==> flow/design.v <==
`timescale 1ns / 1ps
module alu_top (
    input  logic        clk,
    input  logic [31:0] op1,
    input  logic [31:0] op2,
    input  logic [3:0]  alu_ctrl,
    output logic [31:0] alu_result,
    output logic        zero
    );
logic [31:0] op1_q;
logic [31:0] op2_q;
logic [3:0]  alu_ctrl_q;
logic [31:0] result_d;
logic        zero_d;
always_ff @(posedge clk)
begin
    op1_q      <= op1;
    op2_q      <= op2;
    alu_ctrl_q <= alu_ctrl;
    alu_result <= result_d;
    zero       <= zero_d;
end
alu computation (
    .op1(op1_q),
    .op2(op2_q),
    .alu_ctrl(alu_ctrl_q),
    .alu_result(result_d),
    .zero(zero_d)
    );
endmodule

`timescale 1ns / 1ps
module alu (
    input logic [31:0] op1,
    input logic [31:0] op2,
    input logic [3:0] alu_ctrl,
    output logic [31:0] alu_result,
    output logic zero
    );
logic [31:0]add_result;
logic [31:0]sub_result;
logic [31:0]and_result;
logic [31:0]or_result;
logic [31:0]xor_result;
logic [31:0]sll_result;
logic [31:0]srl_result;
logic [31:0]sra_result;
logic [31:0]slt_result;
logic [31:0]sltu_result;
assign add_result = op1 + op2 ;
assign sub_result = op1 - op2 ;
assign or_result  = op1 | op2 ; 
assign and_result = op1 & op2 ;
assign xor_result  = op1 ^ op2 ;
assign sll_result  = op1 << op2 ;
assign srl_result  = op1 >> op2 ;
assign sra_result  = $signed(op1) >>> op2 ;
assign slt_result  = ($signed(op1) < $signed(op2)) ? 1 : 0 ;
assign sltu_result  = (op1 < op2) ? 1 : 0 ;
always@(*)
begin
    case(alu_ctrl)
       4'b0000: alu_result = add_result ;
       4'b1000: alu_result = sub_result ;
       4'b0001: alu_result = sll_result ;
       4'b0010: alu_result = slt_result ;
       4'b0011: alu_result = sltu_result ;
       4'b0100: alu_result = xor_result ;
       4'b0101: alu_result = srl_result ;
       4'b1101: alu_result = sra_result ;
       4'b0110: alu_result = or_result ;
       4'b0111: alu_result = and_result ;
       default: alu_result = 32'b0 ;
    endcase
end
assign zero = (alu_result == 0)? 1 : 0 ;    
endmodule
[From RTL to reports: alu_top]
Tool output for the design above, in the order of the flow.
Line numbers count from 1 in the design file above.
Cell names lack the library's common part.
Not given: n/a
Set-up
  top: alu_top
  clock: clk
  library: sky130hd
  timing corner: tt_025C_1v80

[Elaborated design]
Source: Yosys, flattened and elaborated, memories not mapped. Widths are those after wreduce; folded enables and synchronous resets count as part of the registers. Registers that Yosys merges into a memory's read port (data or address) are not register bits. Print and check cells do not count.
Storage and ports
  memories kept: 0
  memory bits (writable): 0
  word width x clocked read ports: 0
  bits in registers: 101
  output and inout port bits: 33
  bits in read-only memories: 0
  cells after elaboration: 30
  bits in latches: 0
Operators by class
  shift operators: 3
  muxes and demuxes: 4
  bitwise gates (word level): 3
  reduce/logical cells: 2
  $lt $le $gt $ge: 2
  $mul: 0
  equality and inequality tests: 9
  add/sub/neg operators: 2
  div/mod/pow operators: 0
Operators by type and width (count)
  case mux 32 bit (select 10 bit): 1
  less-than comparator 32 bit: 2
  adder 32 bit: 1
  subtractor 32 bit: 1
  bitwise AND 32 bit: 1
  bitwise OR 32 bit: 1
  XOR 32 bit: 1
  << shifter 32 x 32 -> 32 bit: 1
  >> shifter 32 x 32 -> 32 bit: 1
  >>> shifter 32 x 32 -> 32 bit: 1
  zero test 32 bit: 1
  equality test 4 x 3 -> 1 bit with constant B: 4
  equality test 4 x 2 -> 1 bit with constant B: 2
  equality test 4 bit with constant B: 2
  equality test 4 x 1 -> 1 bit with constant B: 1
  zero test 4 bit: 1
  2-to-1 mux 1 bit: 3

[Depth]
Depth = most cells in a row (Yosys ltp): at word level without a register or memory, in the mapped netlist without a sequential cell, where the memories' decode and read muxes count.
Depth
  depth after elaboration: 5
  ABC_AREA: 0
  mapped depth: 19
  gate-level depth less buffers: 15

[Mapped cells and area]
The flow's flattened synthesis, as Yosys stat reports it; memories are mapped. The netlist is that of the ABC_AREA named above (0 if unset); the other value can give another one.
The area totals of this step are shown rounded.
Synthesis totals
  buffers: 135
  mapped cells: 1631
  mapped area: 12300 sq um
  flip-flops: 101
Cell types
  dfxtp_1: count 101, total area 2.02E+03 sq um
  ha_1: count 97, total area 1.21E+03 sq um
  mux4_2: count 42, total area 945.907 sq um
  a21oi_1: count 133, total area 665.638 sq um
  nor2_1: count 157, total area 589.315 sq um
  mux2i_1: count 50, total area 500.48 sq um
  nand2_1: count 124, total area 465.446 sq um
  o21ai_0: count 93, total area 465.446 sq um
  a211oi_1: count 55, total area 412.896 sq um
  clkbuf_1: count 95, total area 356.592 sq um
  inv_1: count 91, total area 341.578 sq um
  o211ai_1: count 34, total area 255.245 sq um
  nor3_1: count 50, total area 250.24 sq um
  mux2_2: count 21, total area 236.477 sq um
  o22ai_1: count 34, total area 212.704 sq um
  nand3_1: count 32, total area 160.154 sq um
  xnor2_1: count 18, total area 157.651 sq um
  a31oi_1: count 22, total area 137.632 sq um
Not listed: further types 69, cells in them 382.
By module: a second synthesis without flattening, with its own total; a netlist apart from the flattened one above.
Unflattened totals
  cell total of the unflattened synthesis: 1704
  area (unflattened synthesis): 12800 sq um
Rows give one instance, submodules left out.
By module
  alu: times used 1, sequential area 0.0 sq um, area 10800 sq um, cells 1603
  alu_top: times used 1, sequential area 2020 sq um, area 2020 sq um, cells 101

[Worst setup path after synthesis]
Source: OpenSTA report_checks on the synthesized netlist (no wires, ideal clock, input and output delay 20% of the period each), path of least setup slack; recovery checks are left aside. Register names are those of the netlist, which keeps one name where synthesis merged equal registers.
Path after synthesis
  path type: flip-flop to flip-flop
  from: register op2_q[1]
  to: register zero
  path delay: 5.408 ns
  path slack: 1.592 ns
  data required time: 6.927 ns
  buffers on the path: 3
  library setup time: 0.073 ns
  arrival time: 5.335 ns
  launch time at the first pin: 0.000 ns
  clock period: 7.0 ns
  stages on the path: 18
  synthesis period reached: 5.408 ns
"path delay" is the arrival time less input delay plus setup time.
"stages on the path": output pins that drive a net of the path, with the launching flip-flop's if there is one; two outputs of one cell count as two.
"synthesis period reached" is the clock period less the worst setup slack; recovery checks do not enter. This is arithmetic on one report: input and output delays are still those of the set period (20% each).
Between the ends, after synthesis
  path through: dfxtp_1 -> buf_4 -> inv_2 -> clkbuf_1 -> clkbuf_1 -> ha_1 -> a211oi_1 -> o21ai_0 -> nand3_1 -> o311ai_0 -> a311oi_1 -> or4b_4 -> or4_1 -> or3_1 -> or4_1 -> or4_1 -> or4b_1 -> nor3_2
  elaborated cells between the ends (all ways): 15
  RTL lines with such cells: 12
Ends and longest elaborated chain, after synthesis
  start, declared: line 11  | logic [31:0] op2_q;
  start, assigned: line 18  | op2_q      <= op2;
  end, assigned: line 21  | zero       <= zero_d;
  end, declared: line 8  | output logic        zero
Chain of elaborated cells between the ends: none given.

[Worst path after layout]
From the final timing report of flow run 2: the path of least setup slack in the routed layout; clock arrival at registers is part of the times.
Path post-layout
  path type: flip-flop to flip-flop
  from: register op2_q[2]
  to: register zero
  arrival time: 6.04 ns
  path slack: 0.36 ns
  clock period: 6.09 ns
  stages on the path: 14
  launch time at the first pin: 0.39 ns
  data required time: 6.40 ns
  buffers on the path: 2
  library setup time: 0.07 ns
Between the ends, post-layout
  path through: dfxtp_4 -> buf_4 -> mux2i_1 -> o21ai_0 -> o2bb2ai_1 -> a32oi_1 -> a211oi_1 -> a2111oi_0 -> buf_4 -> nand3_1 -> or4_1 -> or4_1 -> or4b_1 -> nor3_2
  elaborated cells between the ends (all ways): 15
  RTL lines with such cells: 12
Ends and longest elaborated chain, post-layout
  start, declared: line 11  | logic [31:0] op2_q;
  start, assigned: line 18  | op2_q      <= op2;
  end, assigned: line 21  | zero       <= zero_d;
  end, declared: line 8  | output logic        zero
Chain of elaborated cells between the ends: none given.

alu_top through Yosys and OpenROAD on sky130hd: 3 stored runs, unordered, with their settings and measured results. The constraints put input and output delay at 20% of the set period each and load the outputs with 0.01 pF.
"period reached" is the run's clock period less its worst setup slack. It is reckoned from that one timing run; input and output delays stay at 20% of the period that was set.
"critical path time" means the part of the period allowed to the worst setup path (the constraints hold back 20% at inputs and 20% at outputs) less its slack; where the path has registers, the arrival times of their clocks count too.
By "power consumption" is meant OpenSTA's value without simulated activity: inputs other than the clock are taken to toggle once in ten clock periods, and the tool carries that through the logic.
Measured values are rounded.

==> flow run 1: settings <==
{ "ABC_AREA": 1, "CAP_MARGIN": 35, "CELL_PAD_IN_SITES_DETAIL_PLACEMENT": 1, "CELL_PAD_IN_SITES_GLOBAL_PLACEMENT": 2, "CORE_ASPECT_RATIO": 1.47, "CORE_UTILIZATION": 45, "CTS_CLUSTER_DIAMETER": 132, "MIN_ROUTING_LAYER": "met1", "PLACE_DENSITY": 0.41, "SETUP_SLACK_MARGIN": 0.38, "period_ns": 3.68, "CORE_MARGIN": 2, "SLEW_MARGIN": 20 }
==> flow run 1: results <==
unfinished; error GPL-0301 in placement

==> flow run 2: settings <==
{ "CORE_UTILIZATION": 40, "PLACE_DENSITY": 0.6, "period_ns": 6.09, "CAP_MARGIN": 20, "CORE_MARGIN": 2, "SLEW_MARGIN": 20 }
==> flow run 2: results <==
power consumption: 2.53 mW
period reached: 5.732 ns
standard-cell area of the final layout: 14300 sq um
utilization after layout: 47.1 %
netlist area reported by Yosys: 12300 sq um
critical path time: 5.73 ns
critical path kind: flip-flop to flip-flop
die outline area: 32200 sq um
post-route setup TNS: 0.000 ns
worst-case hold slack: 0.814 ns
worst setup slack after layout: 0.358 ns

==> flow run 3: settings <==
{ "CORE_UTILIZATION": 63, "PLACE_DENSITY": 0.6, "period_ns": 6.09, "CAP_MARGIN": 20, "CORE_MARGIN": 2, "SLEW_MARGIN": 20 }
==> flow run 3: results <==
power consumption: 2.43 mW
period reached: 5.735 ns
standard-cell area of the final layout: 13900 sq um
utilization after layout: 72.0 %
netlist area reported by Yosys: 12300 sq um
critical path time: 5.73 ns
critical path kind: flip-flop to flip-flop
die outline area: 20700 sq um
post-route setup TNS: 0.000 ns
worst-case hold slack: 0.887 ns
worst setup slack after layout: 0.355 ns
